==> flow/design.v <==
module Cfu (
    input               cmd_valid,
    output              cmd_ready,
    input      [9:0]    cmd_payload_function_id,
    input      [31:0]   cmd_payload_inputs_0,
    input      [31:0]   cmd_payload_inputs_1,
    output reg          rsp_valid,
    input               rsp_ready,
    output reg [31:0]   rsp_payload_outputs_0,
    input               reset,
    input               clk
);
    wire signed [15:0] prod_0, prod_1, prod_2, prod_3;
    assign prod_0 = ($signed(cmd_payload_inputs_0[7:0])) * $signed(cmd_payload_inputs_1[7:0]);
    assign prod_1 = ($signed(cmd_payload_inputs_0[15:8])) * $signed(cmd_payload_inputs_1[15:8]);
    assign prod_2 = ($signed(cmd_payload_inputs_0[23:16])) * $signed(cmd_payload_inputs_1[23:16]);
    assign prod_3 = ($signed(cmd_payload_inputs_0[31:24])) * $signed(cmd_payload_inputs_1[31:24]);
    wire signed [31:0] sum_prods;
    assign sum_prods = prod_0 + prod_1 + prod_2 + prod_3;
    assign cmd_ready = ~rsp_valid;   
    always @(posedge clk) begin
        if (reset) begin
            rsp_payload_outputs_0 <= 32'b0;
            rsp_valid <= 1'b0;
        end else if (rsp_valid) begin
                rsp_valid <= ~rsp_ready;
            end else if (cmd_valid) begin
                    rsp_valid <= 1'b1;
                    rsp_payload_outputs_0 <= |cmd_payload_function_id[9:3]
                        ? 32'b0
                        : rsp_payload_outputs_0 + sum_prods;
                end
            end
endmodule
[From RTL to reports: Cfu]
The steps from the RTL of Cfu to its reports follow in flow order.
Lines are those of the file above, counted from 1.
Operators: Yosys type, input widths -> output width; for muxes data width and select width s.
The mark n/a stands for no value.
Design
  top module: Cfu
  clock: clk
  cell library: sky130hd
  corner: tt_025C_1v80

[After elaboration]
Yosys after proc, flatten, opt, wreduce and memory -nomap, before mapping. Enables and synchronous resets that opt folds into registers are not counted as muxes. Memory bits, and registers merged into a memory's read port (data or address), are not among the register bits. Print and check cells are not counted. Equal cells are merged and count once.
Cells by class
  muxes and demuxes: 3
  bitwise logic cells: 2
  add/sub/neg operators: 4
  reduce/logical cells: 2
  multiply operators: 4
Operator list (number)
  $mul 8x8->16: 4
  $add 32x32->32: 1
  $mux 32: 1
  $add 18x16->19: 1
  $add 17x16->18: 1
  $add 16x16->17: 1
  $reduce_or 7->1: 1
  $not 1->1: 2
  $reduce_and 2->1: 1
  $mux 1: 2
Storage and ports
  flip-flop bits (word level): 33
  word-level cells: 17
  bits of input ports: 78
  output and inout port bits: 34

[Longest topological paths]
Longest topological path by Yosys (ltp), each cell counted once; first at word level (registers and memories cut), then after technology mapping (sequential cells cut; the memories' decode and read muxes count).
Depth
  depth after elaboration: 6
  ABC_AREA: 0
  gate-level depth with buffers: 37
  mapped depth without buffers: 37

[Netlist]
Source: synth_stat.txt of the flow (Yosys; design flattened, memories mapped). It holds for the ABC_AREA given above (unset counts as 0); a run with the other value may have another netlist.
Cell types
  sky130_fd_sc_hd__fa_1: number 327, total area 6.55E+03 µm²
  sky130_fd_sc_hd__ha_1: number 133, total area 1.66E+03 µm²
  sky130_fd_sc_hd__inv_1: number 389, total area 1460.15 µm²
  sky130_fd_sc_hd__and2_1: number 139, total area 869.584 µm²
  sky130_fd_sc_hd__dfxtp_1: number 33, total area 660.634 µm²
  sky130_fd_sc_hd__nand2_1: number 132, total area 495.475 µm²
  sky130_fd_sc_hd__xnor2_1: number 25, total area 218.96 µm²
  sky130_fd_sc_hd__a21oi_1: number 42, total area 210.202 µm²
  sky130_fd_sc_hd__nor2_1: number 44, total area 165.158 µm²
  sky130_fd_sc_hd__a21o_1: number 20, total area 150.144 µm²
  sky130_fd_sc_hd__xor2_1: number 15, total area 131.376 µm²
  sky130_fd_sc_hd__a22oi_1: number 15, total area 112.608 µm²
  sky130_fd_sc_hd__nand2b_1: number 17, total area 106.352 µm²
  sky130_fd_sc_hd__o21ai_0: number 21, total area 105.101 µm²
  sky130_fd_sc_hd__nor2b_1: number 14, total area 87.584 µm²
  sky130_fd_sc_hd__o21a_1: number 7, total area 52.55 µm²
  sky130_fd_sc_hd__and3_1: number 8, total area 50.048 µm²
  sky130_fd_sc_hd__o211ai_1: number 6, total area 45.043 µm²
Other cell types: 40; their cells: 94.
Synthesis totals
  buffers: 10
  sequential area: 660.6 µm²
  flip-flops: 33
  synthesis area: 13795.7 µm²
  standard cells after synthesis: 1481

[Timing after synthesis]
Path of least setup slack by OpenSTA after synthesis, without wires, with an ideal clock, recovery checks aside; 20% of the period is set as input and as output delay. Where synthesis merged equal registers, the netlist keeps one of their names.
Path post-synthesis
  kind: input-to-reg
  from: in cmd_payload_inputs_1[8]
  to: reg rsp_payload_outputs_0[31]
  setup time: 0.120 ns
  launch time at the first pin: 2.400 ns
  delay of the path: 8.336 ns
  path buffers: 0
  slack: 1.264 ns
  arrival: 10.616 ns
  clock period: 12.0 ns
  stages: 30
  required time: 11.880 ns
  input delay: 2.400 ns
  synthesis period reached: 10.736 ns
"delay of the path" = arrival - input delay + setup time.
"stages": output pins that drive a net of the path, with the launching flip-flop's if there is one; two outputs of one cell count as two.
"synthesis period reached" is the clock period less the worst setup slack; recovery checks do not enter. This is arithmetic on one report: input and output delays are still those of the set period (20% each).
The rows between start and end are the longest chain of elaborated cells between them; the timing report does not say that the signal goes this way. Where chains are equally long, one stands for them.
A line is the first line of the expression or statement that the cell stems from. Yosys adds cells for indexed reads and writes and turns some case tables into memories.
On the way, post-synthesis
  cells stage by stage: sky130_fd_sc_hd__and2_1 > sky130_fd_sc_hd__inv_1 > sky130_fd_sc_hd__fa_1 > sky130_fd_sc_hd__fa_1 > sky130_fd_sc_hd__inv_1 > sky130_fd_sc_hd__fa_1 > sky130_fd_sc_hd__fa_1 > sky130_fd_sc_hd__fa_1 > sky130_fd_sc_hd__fa_1 > sky130_fd_sc_hd__fa_1 > sky130_fd_sc_hd__inv_1 > sky130_fd_sc_hd__fa_1 > sky130_fd_sc_hd__inv_1 > sky130_fd_sc_hd__ha_1 > sky130_fd_sc_hd__nor3_1 > sky130_fd_sc_hd__or3_1 > sky130_fd_sc_hd__o211ai_2 > sky130_fd_sc_hd__a311o_1 > sky130_fd_sc_hd__a21oi_2 > sky130_fd_sc_hd__xnor2_1 > sky130_fd_sc_hd__ha_1 > sky130_fd_sc_hd__a21o_1 > sky130_fd_sc_hd__a211o_1 > sky130_fd_sc_hd__o22ai_1 > sky130_fd_sc_hd__inv_1 > sky130_fd_sc_hd__nand3_1 > sky130_fd_sc_hd__a21oi_1 > sky130_fd_sc_hd__or3_1 > sky130_fd_sc_hd__and3_1 > sky130_fd_sc_hd__a211o_1
  cells in the longest elaborated chain: 6
  elaborated cells between the ends (all ways): 6
  source lines of those cells: 4
  those cells by class: add/sub: 4; mul: 1; mux: 1
Ends and longest elaborated chain, post-synthesis
  from (decl): line 6  | input      [31:0]   cmd_payload_inputs_1,
  $mul 8x8->16: line 15  | assign prod_1 = ($signed(cmd_payload_inputs_0[15:8])) * $signed(cmd_payload_inputs_1[15:8]);
  $add 16x16->17: line 19  | assign sum_prods = prod_0 + prod_1 + prod_2 + prod_3;
  $add 17x16->18: line 19
  $add 18x16->19: line 19
  $add 32x32->32: line 31  | : rsp_payload_outputs_0 + sum_prods;
  $mux 32: line 29  | rsp_payload_outputs_0 <= |cmd_payload_function_id[9:3]
  to (assign): line 23  | rsp_payload_outputs_0 <= 32'b0;
  to (assign): line 29
  to (decl): line 9  | output reg [31:0]   rsp_payload_outputs_0,

[Timing after layout]
From the final timing report of record 1: the path of least setup slack in the routed layout; clock arrival at registers is part of the times.
Path post-layout
  kind: input-to-reg
  from: in cmd_payload_inputs_0[23]
  to: reg rsp_payload_outputs_0[31]
  clock period: 12.0 ns
  stages: 31
  launch time at the first pin: 2.40 ns
  path buffers: 2
  arrival: 11.70 ns
  slack: 0.47 ns
  required time: 12.17 ns
  input delay: 2.40 ns
  setup time: 0.11 ns
The rows between start and end are the longest chain of elaborated cells between them; the timing report does not say that the signal goes this way. Where chains are equally long, one stands for them.
On the way, post-layout
  cells stage by stage: sky130_fd_sc_hd__clkdlybuf4s50_1 > sky130_fd_sc_hd__nand2_1 > sky130_fd_sc_hd__inv_1 > sky130_fd_sc_hd__fa_1 > sky130_fd_sc_hd__inv_1 > sky130_fd_sc_hd__fa_1 > sky130_fd_sc_hd__fa_1 > sky130_fd_sc_hd__inv_1 > sky130_fd_sc_hd__fa_1 > sky130_fd_sc_hd__fa_1 > sky130_fd_sc_hd__fa_1 > sky130_fd_sc_hd__fa_1 > sky130_fd_sc_hd__inv_1 > sky130_fd_sc_hd__fa_1 > sky130_fd_sc_hd__inv_1 > sky130_fd_sc_hd__ha_1 > sky130_fd_sc_hd__or2_2 > sky130_fd_sc_hd__o31a_1 > sky130_fd_sc_hd__a311o_1 > sky130_fd_sc_hd__a21oi_2 > sky130_fd_sc_hd__xnor2_1 > sky130_fd_sc_hd__buf_4 > sky130_fd_sc_hd__ha_1 > sky130_fd_sc_hd__a21o_1 > sky130_fd_sc_hd__a21o_1 > sky130_fd_sc_hd__a21oi_1 > sky130_fd_sc_hd__and2b_1 > sky130_fd_sc_hd__a21oi_1 > sky130_fd_sc_hd__or3_1 > sky130_fd_sc_hd__and3_1 > sky130_fd_sc_hd__a211o_1
  cells in the longest elaborated chain: 5
  elaborated cells between the ends (all ways): 5
  source lines of those cells: 4
  those cells by class: add/sub: 3; mul: 1; mux: 1
Ends and longest elaborated chain, post-layout
  from (decl): line 5  | input      [31:0]   cmd_payload_inputs_0,
  $mul 8x8->16: line 16  | assign prod_2 = ($signed(cmd_payload_inputs_0[23:16])) * $signed(cmd_payload_inputs_1[23:16]);
  $add 17x16->18: line 19  | assign sum_prods = prod_0 + prod_1 + prod_2 + prod_3;
  $add 18x16->19: line 19
  $add 32x32->32: line 31  | : rsp_payload_outputs_0 + sum_prods;
  $mux 32: line 29  | rsp_payload_outputs_0 <= |cmd_payload_function_id[9:3]
  to (assign): line 23  | rsp_payload_outputs_0 <= 32'b0;
  to (assign): line 29
  to (decl): line 9  | output reg [31:0]   rsp_payload_outputs_0,

Ticket comment

Settings and measured results of 2 stored flow runs for module Cfu (sky130hd), not sorted in any way. The constraints put input and output delay at 20% of the set period each and load the outputs with 0.01 pF.
"achieved clock period (ns)" means the clock period less the worst setup slack. The figure is calculated, with input and output delays left at 20% of the set period.

Flow files of record 1
==> flow/run.sh <==
#!/bin/bash
# the make line also repeats the synthesis and layout settings of config.mk as NAME=value (left out here)
make -C /OpenROAD-flow-scripts/flow DESIGN_CONFIG=/design/flow/config.mk WORK_HOME=/design/flow/orfs CLKGATE_MAP_FILE= finish
==> flow/config.mk <==
export PLATFORM = sky130hd
export DESIGN_NAME = Cfu
export DESIGN_NICKNAME = Cfu
export VERILOG_FILES = /design/flow/design.v
export SDC_FILE = /design/flow/constraint.sdc
export NUM_CORES = 4
export LEC_CHECK = 0
export CAP_MARGIN = 20
export CELL_PAD_IN_SITES_DETAIL_PLACEMENT = 1
export CORE_MARGIN = 2
export CORE_UTILIZATION = 22
export CTS_CLUSTER_SIZE = 98
export GPL_TIMING_DRIVEN = 1
export HOLD_SLACK_MARGIN = 0.23
export MAX_ROUTING_LAYER = met5
export MIN_ROUTING_LAYER = met2
export SLEW_MARGIN = 20
==> flow/constraint.sdc <==
create_clock -name core_clock -period 12.0 [get_ports {clk}]
set_input_delay 2.4000 -clock core_clock [delete_from_list [all_inputs] [get_ports {clk}]]
set_output_delay 2.4000 -clock core_clock [all_outputs]
set_load 0.01 [all_outputs]

report of record 1
yosys chip area after synthesis (um^2): 13795.7
finish__design__die__area: 64727.0
finish__design__instance__area__stdcell: 16218.1
finish__design__instance__utilization: 0.2623
finish__timing__setup__ws: 0.467
finish__timing__setup__tns: 0.000
achieved clock period (ns): 11.533

Flow files of record 2
==> flow/run.sh <==
#!/bin/bash
# the make line also repeats the synthesis and layout settings of config.mk as NAME=value (left out here)
make -C /OpenROAD-flow-scripts/flow DESIGN_CONFIG=/design/flow/config.mk WORK_HOME=/design/flow/orfs CLKGATE_MAP_FILE= finish
==> flow/config.mk <==
export PLATFORM = sky130hd
export DESIGN_NAME = Cfu
export DESIGN_NICKNAME = Cfu
export VERILOG_FILES = /design/flow/design.v
export SDC_FILE = /design/flow/constraint.sdc
export NUM_CORES = 4
export LEC_CHECK = 0
export CAP_MARGIN = 20
export CELL_PAD_IN_SITES_GLOBAL_PLACEMENT = 1
export CORE_ASPECT_RATIO = 1.55
export CORE_MARGIN = 2
export CORE_UTILIZATION = 25
export GPL_TIMING_DRIVEN = 1
export PLACE_DENSITY_LB_ADDON = 0.21
export SETUP_SLACK_MARGIN = 2.86
export SLEW_MARGIN = 15
==> flow/constraint.sdc <==
create_clock -name core_clock -period 16.6 [get_ports {clk}]
set_input_delay 3.3200 -clock core_clock [delete_from_list [all_inputs] [get_ports {clk}]]
set_output_delay 3.3200 -clock core_clock [all_outputs]
set_load 0.01 [all_outputs]

report of record 2
yosys chip area after synthesis (um^2): 13795.7
finish__design__die__area: 57123.4
finish__design__instance__area__stdcell: 15936.5
finish__design__instance__utilization: 0.2910
finish__timing__setup__ws: 3.907
finish__timing__setup__tns: 0.000
achieved clock period (ns): 12.693
